==> flow/design.v <==
`timescale 1ns / 1ns
module hexDecoder(input [3:0]binIn, output [6:0]HEX);
	wire [0:3]c = binIn;
	assign HEX[0] = ((~c[0] & ~c[1] & ~c[2] & c[3]) | (~c[0] & c[1] & ~c[2] & ~c[3]) | (c[0] & ~c[1] & c[2] & c[3]) | (c[0] & c[1] & ~c[2] & c[3]));
	assign HEX[1] = ((~c[0] & c[1] & ~c[2] & c[3]) | (~c[0] & c[1] & c[2] & ~c[3]) | (c[0] & ~c[1] & c[2] & c[3]) | (c[0] & c[1] & ~c[2] & ~c[3])| (c[0] & c[1] & c[2] & ~c[3]) | (c[0] & c[1] & c[2] & c[3]));
	assign HEX[2] = ((~c[0] & ~c[1] & c[2] & ~c[3]) | (c[0] & c[1] & ~c[2] & ~c[3]) | (c[0] & c[1] & c[2] & ~c[3]) | (c[0] & c[1] & c[2] & c[3]));
	assign HEX[3] = ((~c[0] & ~c[1] & ~c[2] & c[3]) | (~c[0] & c[1] & ~c[2] & ~c[3]) | (~c[0] & c[1] & c[2] & c[3]) | (c[0] & ~c[1] & ~c[2] & c[3])| (c[0] & ~c[1] & c[2] & ~c[3]) | (c[0] & c[1] & c[2] & c[3]));
	assign HEX[4] = ((~c[0] & ~c[1] & ~c[2] & c[3]) | (~c[0] & ~c[1] & c[2] & c[3]) | (~c[0] & c[1] & ~c[2] & ~c[3]) | (~c[0] & c[1] & ~c[2] & c[3])| (~c[0] & c[1] & c[2] & c[3]) | (c[0] & ~c[1] & ~c[2] & c[3]));
	assign HEX[5] = ((~c[0] & ~c[1] & ~c[2] & c[3]) | (~c[0] & ~c[1] & c[2] & ~c[3]) | (~c[0] & ~c[1] & c[2] & c[3]) | (~c[0] & c[1] & c[2] & c[3])| (c[0] & c[1] & ~c[2] & c[3]));
	assign HEX[6] = ((~c[0] & ~c[1] & ~c[2] & ~c[3]) | (~c[0] & ~c[1] & ~c[2] & c[3]) | (~c[0] & c[1] & c[2] & c[3]) | (c[0] & c[1] & ~c[2] & ~c[3]));
endmodule
module binaryToBCD(
    binaryIn,
	Millions,
	HundredThousands,
	TenThousands,
	Thousands,
	Hundreds,
	Tens,
	Ones
    );
    input [39:0] binaryIn;
    output reg[3:0] Ones;
	output reg[3:0] Tens;
	output reg[3:0] Hundreds;
	output reg[3:0] Thousands;
	output reg[3:0] TenThousands;
	output reg[3:0] HundredThousands;
	output reg[3:0] Millions;
    integer i;   
     always @(binaryIn)
        begin
			Millions= 4'd0;
			HundredThousands= 4'd0;
			TenThousands= 4'd0;
			Thousands= 4'd0;
			Hundreds= 4'd0;
			Tens= 4'd0;
			Ones= 4'd0;
            for (i = 21; i >=0; i = i-1)  
            begin
				if(Millions>=5)
					Millions = Millions +3;
				if(HundredThousands>=5)
					HundredThousands = HundredThousands +3;
				if(TenThousands>=5)
					TenThousands = TenThousands +3;
				if(Thousands>=5)
					Thousands = Thousands +3;
				if(Hundreds>=5)
					Hundreds = Hundreds +3;
				if(Tens>=5)
					Tens = Tens +3;
				if(Ones>=5)
					Ones = Ones +3;
				Millions = Millions<<1;
				Millions[0] = HundredThousands[3];
				HundredThousands = HundredThousands<<1;
				HundredThousands[0] = TenThousands[3];
				TenThousands = TenThousands<<1;
				TenThousands[0] = Thousands[3];
				Thousands = Thousands<<1;
				Thousands[0] = Hundreds[3];
				Hundreds = Hundreds<<1;
				Hundreds[0] = Tens[3];
				Tens = Tens<<1;
				Tens[0] = Ones[3];
				Ones = Ones<<1;
				Ones[0] = binaryIn[i];
            end
        end     
endmodule
`timescale 1ns / 1ns
module prevData(clock, reset, received_data_en, received_data, prev_data);
	input clock, reset, received_data_en;
	input [7:0]received_data;
	output reg [7:0] prev_data;
	reg [7:0] current_data;
	always@(posedge clock)begin
		if(reset)begin
			prev_data <= 0;
			current_data <= 0;
		end
		else if(received_data_en)begin
			prev_data <= current_data;
			current_data <= received_data;
		end
		else
			prev_data <= 0;
	end
endmodule
`timescale 1ns / 1ns
module logicController(clock, reset, received_data, received_data_en, click, buy, one, two, three, four, five, six, seven, eight, selection, upgradeClick);
	input clock, reset, received_data_en;
	input [7:0]received_data;
	output reg click, buy, one, two, three, four, five, six, seven, eight, selection, upgradeClick;
	localparam IDLE = 0, CLICK = 1, BUY = 2, ONE = 3, TWO = 4, THREE = 5, FOUR = 6, FIVE = 7, SIX = 8, SEVEN = 9, EIGHT = 10, UPGRADECLICK = 11;
	reg [4:0] currentState;
	reg [4:0] nextState;
	always@(*)begin
		case(currentState)
			IDLE:	begin
						if(received_data_en)begin
							if(received_data == 'h29)
								nextState = CLICK;
							else if(received_data == 'h5A)
								nextState = BUY;
							else if(received_data == 'h16)
								nextState = ONE;
							else if(received_data == 'h1E)
								nextState = TWO;
							else if(received_data == 'h26)
								nextState = THREE;
							else if(received_data == 'h25)
								nextState = FOUR;
							else if(received_data == 'h2E)
								nextState = FIVE;
							else if(received_data == 'h36)
								nextState = SIX;
							else if(received_data == 'h3D)
								nextState = SEVEN;
							else if(received_data == 'h3E)
								nextState = EIGHT;
							else if(received_data == 'h21)
								nextState = UPGRADECLICK;
							else
								nextState = IDLE;
						end
						else
							nextState = IDLE;
					end		
			CLICK: nextState = IDLE;
			BUY: nextState = IDLE;
			ONE: nextState = IDLE;
			TWO: nextState = IDLE;
			THREE: nextState = IDLE;
			FOUR: nextState = IDLE;
			FIVE: nextState = IDLE;
			SIX: nextState = IDLE;
			SEVEN: nextState = IDLE;
			EIGHT: nextState = IDLE;
			UPGRADECLICK: nextState = IDLE;
			default: nextState = IDLE;
		endcase
	end
	always@(*)begin
		click = 0;
		buy = 0; 
		one = 0; 
		two = 0; 
		three = 0; 
		four = 0; 
		five = 0; 
		six = 0; 
		seven = 0; 
		eight = 0;
		selection = 0;
		upgradeClick = 0;
		case(currentState)
			CLICK: click = 1;
			BUY: buy = 1;
			ONE:	begin
						one = 1;
						selection = 1;
					end
			TWO:	begin
						two = 1;
						selection = 1;
					end
			THREE:begin
						three = 1;
						selection = 1;
					end
			FOUR:	begin
						four = 1;
						selection = 1;
					end
			FIVE: begin
						five = 1;
						selection = 1;
					end
			SIX:	begin
						six = 1;
						selection = 1;
					end
			SEVEN:begin 
						seven = 1;
						selection = 1;
					end
			EIGHT:begin 
						eight = 1;
						selection = 1;
					end
			UPGRADECLICK: upgradeClick = 1;
			default: begin
				click = 0;
				buy = 0; 
				one = 0; 
				two = 0; 
				three = 0; 
				four = 0; 
				five = 0; 
				six = 0; 
				seven = 0; 
				eight = 0;
				selection = 0;
				upgradeClick = 0;
			end
		endcase
	end
	always@(posedge clock)begin
		if(reset)
			currentState <= IDLE;
		else
			currentState <= nextState;
	end
endmodule
`timescale 1ns / 1ns
module logicDatapath(clock, reset, pulse, money, prev_data, selectedAsset, click, buy, upgradeClick, one, two, three, four, five, six, seven, eight);
	input clock, reset, pulse, click, buy, upgradeClick, one, two, three, four, five, six, seven, eight;
	input[7:0] prev_data;
	output reg [39:0] money;
	localparam ONE = 0, TWO = 1, THREE = 2, FOUR = 3, FIVE = 4, SIX = 5, SEVEN = 6, EIGHT = 7, BREAK = 'hF0;
	output reg [7:0] selectedAsset;
	reg[29:0] rate; 
	reg[29:0] clickRate;
	reg[29:0] clickRateCost;
	reg[23:0] assetCost[7:0];
	reg[23:0] assetRates[7:0];
	wire enoughMoney = (money>= assetCost[selectedAsset]);
	wire enoughMoneyClick = (money >= clickRateCost);
	always@(*)begin
			assetCost[ONE] = 10;
			assetCost[TWO] = 40;
			assetCost[THREE] = 250;
			assetCost[FOUR] = 2000;
			assetCost[FIVE] = 10000;
			assetCost[SIX] = 100000;
			assetCost[SEVEN] = 1000000;
			assetCost[EIGHT] = 10000000;
			assetRates[ONE] = 1;
			assetRates[TWO] = 5;
			assetRates[THREE] = 15;
			assetRates[FOUR] = 60;
			assetRates[FIVE] = 800;
			assetRates[SIX] = 10000;
			assetRates[SEVEN] = 50000;
			assetRates[EIGHT] = 500000;
	end
	always@(posedge clock)begin
		if(reset)
			selectedAsset <= ONE;
		else if(prev_data == BREAK)
			selectedAsset <= selectedAsset;
		else if(one)
			selectedAsset <= ONE;
		else if(two)
			selectedAsset <= TWO;
		else if(three)
			selectedAsset <= THREE;
		else if(four)
			selectedAsset <= FOUR;
		else if(five)
			selectedAsset <= FIVE;
		else if(six)
			selectedAsset <= SIX;
		else if(seven)
			selectedAsset <= SEVEN;
		else if(eight)
			selectedAsset <= EIGHT;
		else 
			selectedAsset <= selectedAsset;
	end
	always@(posedge clock)begin
		if(reset)
			money <= 10;
		else if(prev_data == BREAK)
			money <= money;
		else if(click)
			money <= money + clickRate;
		else if(buy && enoughMoney)
			money <= money - assetCost[selectedAsset];
		else if(upgradeClick && enoughMoneyClick)
			money <= money - clickRateCost;
		else if(pulse)
			money <= money + rate;
		else
			money <= money;
	end
	always@(posedge clock)begin
		if(reset)
			rate <= 0;
		else if(prev_data == BREAK)
			rate <= rate;
		else if(buy && enoughMoney)
			rate <= rate + assetRates[selectedAsset];
		else
			rate <= rate;
	end
	always@(posedge clock)begin
		if(reset)begin
			clickRate <= 1;
			clickRateCost <= 10;
		end
		else if(prev_data == BREAK)begin
			clickRate <= clickRate;
			clickRateCost <= clickRateCost;
		end
		else if(upgradeClick && enoughMoneyClick)begin
			clickRate <= clickRate * 2;
			clickRateCost <= clickRateCost * 2;
		end
		else begin 
			clickRate <= clickRate;
			clickRateCost <= clickRateCost;
		end
	end
endmodule
`timescale 1ns / 1ns
module money_clicker(clk, rst, key_data, key_valid, tick, money, asset, HEX0, HEX1, HEX2, HEX3, HEX4, HEX5);
	input clk;
	input rst;
	input [7:0] key_data;
	input key_valid;
	input tick;
	output [39:0] money;
	output [7:0] asset;
	output [6:0] HEX0, HEX1, HEX2, HEX3, HEX4, HEX5;
	wire [3:0] Millions;
	wire [3:0] HundredThousands;
	wire [3:0] TenThousands;
	wire [3:0] Thousands;
	wire [3:0] Hundreds;
	wire [3:0] Tens;
	wire [3:0] Ones;
	wire click, buy, upgradeClick, one, two, three, four, five, six, seven, eight;
	wire [7:0] prev_data;
	wire selection;
	binaryToBCD convert (money[39:0], Millions[3:0], HundredThousands[3:0], TenThousands[3:0], Thousands[3:0], Hundreds[3:0], Tens[3:0], Ones[3:0]);
	hexDecoder H0(Ones[3:0], HEX0);
	hexDecoder H1(Tens[3:0], HEX1);
	hexDecoder H2(Hundreds[3:0], HEX2);
	hexDecoder H3(Thousands[3:0], HEX3);
	hexDecoder H4(TenThousands[3:0], HEX4);
	hexDecoder H5(HundredThousands[3:0], HEX5);
	prevData prev(clk, rst, key_valid, key_data, prev_data);
	logicController control(clk, rst, key_data, key_valid, click, buy, one, two, three, four, five, six, seven, eight, selection, upgradeClick);
	logicDatapath datapath(clk, rst, tick, money, prev_data, asset, click, buy, upgradeClick, one, two, three, four, five, six, seven, eight);
endmodule
From RTL to reports: money_clicker
Tool output for the design above, in the order of the flow.
Line numbers count from 1 in the design file above.
Operators: Yosys type, input widths -> output width; for muxes data width and select width s.
Library cell names are shortened.
The mark - stands for no value.
- top module: money_clicker
- clock port: clk
- library: sky130hd
- timing corner: tt_025C_1v80

Word-level counts
Yosys after proc, flatten, opt, wreduce and memory -nomap, before mapping. Print and check cells are not counted.
Yosys's memory passes give these memory sizes; they may raise the number of words (mostly to a power of two), join words into wider ones and drop unused or constant bits.
- muxes and demuxes at 144
- $lt $le $gt $ge: 113
- noted add/subtract/negate cells: 116
- noted reduce/logical cells: 16
- eq/ne operators: 19
- bitwise operators at 351
- operators with widths (kind ; number):
    $ge 4x3->1 const B ; 105
    $pmux 24 s8 ; 2
    $mux 4 ; 94
    $add 4x2->4 const B ; 90
    $mux 24 ; 7
    $and 1x1->1 ; 162
    $or 1x1->1 ; 162
    $mux 40 ; 4
    $add 40x30->40 ; 2
    $mux 3 ; 25
    $eq 8x6->1 const B ; 8
    $mux 8 ; 8
    $add 3x2->3 const B ; 15
    $sub 40x24->40 ; 1
    $ge 40x24->1 ; 1
    $sub 40x30->40 ; 1
    $ge 40x30->1 ; 1
    $add 30x24->30 ; 1
    $not 1->1 ; 27
    $eq 8x5->1 const B ; 2
    $add 1x2->3 const AB ; 5
    $ge 1x3->1 const AB ; 5
    $reduce_or 13->1 ; 1
    $eq 3x3->1 const B ; 4
    $mux 12 ; 1
    $reduce_or 10->1 ; 1
    $reduce_and 2->1 ; 4
    $eq 8x7->1 const B ; 1
Other operator kinds: 16; their cells: 19.
- output and inout bits: 90
- noted flip-flop bits (word level): 158
- input bits: 12
- noted memories: 1
- bits in read-only memories: 192
- noted word-level cells: 772
- memories (memory ; words ; width ; read ports ; wr ports ; line ; source):
    (name not given) ; 16 ; 12 ; 1 ; 0 ; 159 ; case(currentState)

Logic depth
Longest topological path by Yosys (ltp), each cell counted once; first at word level (registers and memories cut), then after technology mapping (sequential cells cut; the memories' decode and read muxes count).
- depth after elaboration at 51
- noted ABC_AREA: 0
- noted gate-level depth with buffers: 97
- noted gate-level depth less buffers: 92

After synthesis
Yosys stat after the flow's synthesis: flattened, memories mapped to cells. It holds for the ABC_AREA given above (unset counts as 0); a run with the other value may have another netlist.
- mapped area at 24573.6 um^2
- noted sequential area: 3002.9 um^2
- noted cells in the netlist: 3572
- noted flip-flop cells: 150
- noted buffers: 164
- cell types (type ; number ; total area (um^2)):
    dfxtp_1 ; 150 ; 3002.88
    ha_1 ; 179 ; 2.24E+03
    a21oi_1 ; 313 ; 1.57E+03
    nand2_1 ; 373 ; 1.4E+03
    nor2_1 ; 355 ; 1.33E+03
    o21ai_0 ; 236 ; 1.18E+03
    inv_1 ; 221 ; 829.546
    xnor2_1 ; 82 ; 718.189
    a211oi_1 ; 90 ; 675.648
    mux2i_1 ; 59 ; 590.566
    nor3_1 ; 108 ; 540.518
    clkbuf_1 ; 125 ; 469.2
    nand3_1 ; 89 ; 445.427
    a21o_1 ; 54 ; 405.389
    xor2_1 ; 44 ; 385.37
    nand2b_1 ; 58 ; 362.848
    and2_1 ; 57 ; 356.592
    a21boi_0 ; 45 ; 337.824
Not listed: further types 122, cells in them 934.
By module: a second synthesis without flattening, with its own total; a netlist apart from the flattened one above.
- noted cells (unflattened synthesis): 3554
- area (unflattened synthesis) at 25171.6 um^2
Each row is one instance without its submodules.
- by module (module ; sequential area (um^2) ; cells ; area (um^2) ; times used):
    logicDatapath ; 2602.5 ; 1845 ; 13092.6 ; 1
    binaryToBCD ; 0.0 ; 1423 ; 9795.6 ; 1
    hexDecoder ; 0.0 ; 30 ; 220.2 ; 6
    prevData ; 320.3 ; 43 ; 510.5 ; 1
    logicController ; 80.1 ; 63 ; 451.7 ; 1
    money_clicker ; 0.0 ; 0 ; 0.0 ; 1

Path before layout
Path of least setup slack by OpenSTA after synthesis, without wires, with an ideal clock, recovery checks aside; 20% of the period is set as input and as output delay. Where synthesis merged equal registers, the netlist keeps one of their names.
- path type: register to output
- start point: register datapath.money[19]
- end point: output HEX4[0]
- buffers on the path: 5
- noted data required time: 20000 ps
- slack at 2778 ps
- arrival time at 17222 ps
- period at 25000 ps
- time at the first pin: 0 ps
- noted driving pins on the path: 97
- noted delay of the path: 17222 ps
- external output delay at 5000 ps
- synthesis period reached at 22222 ps
"delay of the path" = arrival - input delay + setup time.
A path that ends at an output port has no setup time.
"driving pins on the path": output pins that drive a net of the path, with the launching flip-flop's if there is one; two outputs of one cell count as two.
"synthesis period reached" is the clock period less the worst setup slack; recovery checks do not enter. This is arithmetic on one report: input and output delays are still those of the set period (20% each).
Between the ends stands the longest chain of elaborated cells between them, by number of cells; it is not shown to be the way that was timed. Of several equally long chains one is given.
A line is the first line of the expression or statement that the cell stems from. Yosys adds cells for indexed reads and writes and turns some case tables into memories.
A register here has more assigning lines than the two given.
- cell sequence: dfxtp_1 buf_2 inv_1 ha_1 inv_1 ha_1 buf_4 a21oi_4 xnor2_1 ha_1 and2b_1 a211oi_4 o211ai_4 ha_1 nor2b_1 a21oi_1 or4_1 and2_1 (+61 left out) o31ai_1 o31ai_1 a32o_1 a2bb2oi_1 a211oi_4 inv_1 ha_1 o21a_1 o31a_1 clkinv_1 ha_1 nand3_1 a21boi_0 o22a_1 clkbuf_1 and2_1 nor2_1 o211ai_1
- cells in the longest elaborated chain at 45
- elaborated cells between the ends (all ways): 256
- classes of those cells: 79 x add/sub; 79 x compare; 79 x mux; 19 x logic
- RTL lines, path post-synthesis (what ; line ; source):
    start, declared ; 222 ; output reg [39:0] money;
    start, assigned ; 278 ; money <= money;
    start, assigned ; 280 ; money <= money + clickRate;
    $add 4x2->4 ; 55 ; Ones = Ones +3;
    $mux 4 ; 54 ; if(Ones>=5)
    $ge 4x3->1 ; 54 ;
    $mux 4 ; 54 ;
    $ge 4x3->1 ; 54 ;
    $mux 4 ; 54 ;
    $ge 4x3->1 ; 54 ;
    (+27 left out) ; - ;
    $add 4x2->4 ; 49 ; Thousands = Thousands +3;
    $mux 4 ; 48 ; if(Thousands>=5)
    $add 4x2->4 ; 47 ; TenThousands = TenThousands +3;
    $mux 4 ; 46 ; if(TenThousands>=5)
    $not 1->1 ; 4 ; assign HEX[0] = ((~c[0] & ~c[1] & ~c[2] & c[3]) | (~c[0] & c[1] & ~c[2] & ~c[3]) | (c[0] & ~c[1] & c[2] & c[3] ...
    $and 1x1->1 x3 ; 4 ;
    $or 1x1->1 x3 ; 4 ;
    end, declared ; 328 ; output [6:0] HEX0, HEX1, HEX2, HEX3, HEX4, HEX5;

Timing after layout
Path of least setup slack in the final report of flow run A (OpenROAD, finished layout, wires in). Where an end is a register, its clock arrival counts in the times.
The report prints the path's times to 10 ps; the period is as set.
- path type: register to output
- start point: register datapath.money[20]
- end point: output HEX5[2]
- period at 24000 ps
- time at the first pin: 430 ps
- buffers on the path: 1
- noted driving pins on the path: 91
- arrival time at 18170 ps
- noted data required time: 19200 ps
- slack at 1030 ps
- external output delay at 4800 ps
Between the ends stands the longest chain of elaborated cells between them, by number of cells; it is not shown to be the way that was timed. Of several equally long chains one is given.
A register here has more assigning lines than the two given.
- cell sequence: dfxtp_4 inv_1 ha_1 inv_1 ha_1 a21oi_4 xnor2_4 ha_4 and2b_1 a211oi_4 o211ai_4 ha_1 nand2b_1 a221o_1 or4_1 and2_1 ha_1 a21o_1 (+55 left out) ha_1 a221oi_1 o31ai_1 o31ai_2 a32o_2 or3_1 and2_1 ha_1 o22a_1 o31ai_4 ha_2 inv_1 nor2_1 o21bai_1 and2_1 inv_1 o22ai_1 clkdlybuf4s50_1
- cells in the longest elaborated chain at 47
- elaborated cells between the ends (all ways): 301
- classes of those cells: 95 x add/sub; 95 x compare; 95 x mux; 16 x logic
- RTL lines, path after layout (what ; line ; source):
    start, declared ; 222 ; output reg [39:0] money;
    start, assigned ; 278 ; money <= money;
    start, assigned ; 280 ; money <= money + clickRate;
    $add 4x2->4 ; 55 ; Ones = Ones +3;
    $mux 4 ; 54 ; if(Ones>=5)
    $ge 4x3->1 ; 54 ;
    $mux 4 ; 54 ;
    $ge 4x3->1 ; 54 ;
    $mux 4 ; 54 ;
    $ge 4x3->1 ; 54 ;
    (+29 left out) ; - ;
    $add 4x2->4 ; 47 ; TenThousands = TenThousands +3;
    $mux 4 ; 46 ; if(TenThousands>=5)
    $add 3x2->3 ; 45 ; HundredThousands = HundredThousands +3;
    $mux 3 ; 44 ; if(HundredThousands>=5)
    $not 1->1 ; 6 ; assign HEX[2] = ((~c[0] & ~c[1] & c[2] & ~c[3]) | (c[0] & c[1] & ~c[2] & ~c[3]) | (c[0] & c[1] & c[2] & ~c[3]) ...
    $and 1x1->1 x3 ; 6 ;
    $or 1x1->1 x3 ; 6 ;
    end, declared ; 328 ; output [6:0] HEX0, HEX1, HEX2, HEX3, HEX4, HEX5;

Subject: flow runs of money_clicker

Hi,

Design money_clicker on sky130hd. What follows are 6 stored runs of the flow, each under its own settings; their order means nothing. The constraints put input and output delay at 20% of the set period each and load the outputs with 0.01 pF.
"critical path time" = time allowed to the worst setup path (clock period - input delay - output delay, where it has them) - its slack; a late launch clock adds to it, a late capture clock takes from it.
"critical path time" is known to 10 ps.

Flow run A
Settings were CORE_UTILIZATION = 56; period_ns = 24.0; CAP_MARGIN = 20; CORE_MARGIN = 2; SLEW_MARGIN = 20
- die footprint: 45573.7 um^2
- critical path time at 18170 ps
- type of the worst setup path: register to output
- noted the Yosys chip area after synthesis: 24573.6 um^2
- final utilization at 62.9%
- worst setup slack after layout at 1034 ps

Flow run B
Settings were CAP_MARGIN = 35; CELL_PAD_IN_SITES_DETAIL_PLACEMENT = 1; CELL_PAD_IN_SITES_GLOBAL_PLACEMENT = 1; CTS_CLUSTER_DIAMETER = 30; SLEW_MARGIN = 15; period_ns = 26.8; CORE_MARGIN = 2; CORE_UTILIZATION = 40
- die footprint: 63433.5 um^2
- critical path time at 20070 ps
- type of the worst setup path: register to output
- noted the Yosys chip area after synthesis: 24573.6 um^2
- final utilization at 44.4%
- worst setup slack after layout at 1373 ps

Flow run C
Settings were ABC_AREA = 1; CAP_MARGIN = 35; CELL_PAD_IN_SITES_DETAIL_PLACEMENT = 0; CELL_PAD_IN_SITES_GLOBAL_PLACEMENT = 1; CORE_MARGIN = 5; CTS_CLUSTER_DIAMETER = 86; CTS_CLUSTER_SIZE = 82; GPL_ROUTABILITY_DRIVEN = 0; HOLD_SLACK_MARGIN = 0.1; PLACE_DENSITY_LB_ADDON = 0.27; SLEW_MARGIN = 0; TNS_END_PERCENT = 15; period_ns = 40.5; CORE_UTILIZATION = 40
- die footprint: 56644.0 um^2
- critical path time at 15660 ps
- type of the worst setup path: register to output
- noted the Yosys chip area after synthesis: 20793.7 um^2
- final utilization at 44.9%
- worst setup slack after layout at 16738 ps

Flow run D
Settings were CORE_UTILIZATION = 40; period_ns = 24.0; CAP_MARGIN = 20; CORE_MARGIN = 2; SLEW_MARGIN = 20
- die footprint: 63433.5 um^2
- critical path time at 18070 ps
- type of the worst setup path: register to output
- noted the Yosys chip area after synthesis: 24573.6 um^2
- final utilization at 45.1%
- worst setup slack after layout at 1132 ps

Flow run E
Settings were CORE_UTILIZATION = 40; period_ns = 18.0; CAP_MARGIN = 20; CORE_MARGIN = 2; SLEW_MARGIN = 20
- die footprint: 63433.5 um^2
- critical path time at 15080 ps
- type of the worst setup path: register to output
- noted the Yosys chip area after synthesis: 24573.6 um^2
- final utilization at 57.2%
- worst setup slack after layout at -684 ps

Flow run F
Settings were ABC_AREA = 0; CAP_MARGIN = 15; CELL_PAD_IN_SITES_DETAIL_PLACEMENT = 2; CELL_PAD_IN_SITES_GLOBAL_PLACEMENT = 3; CORE_ASPECT_RATIO = 1.63; CORE_MARGIN = 3; CORE_UTILIZATION = 48; CTS_CLUSTER_SIZE = 78; GPL_ROUTABILITY_DRIVEN = 1; GPL_TIMING_DRIVEN = 0; MAX_ROUTING_LAYER = met5; MIN_ROUTING_LAYER = met2; PLACE_DENSITY = 0.73; SETUP_SLACK_MARGIN = 1.11; SLEW_MARGIN = 20; period_ns = 13.3
- no final report: placement broke off with GPL-0301

Regards
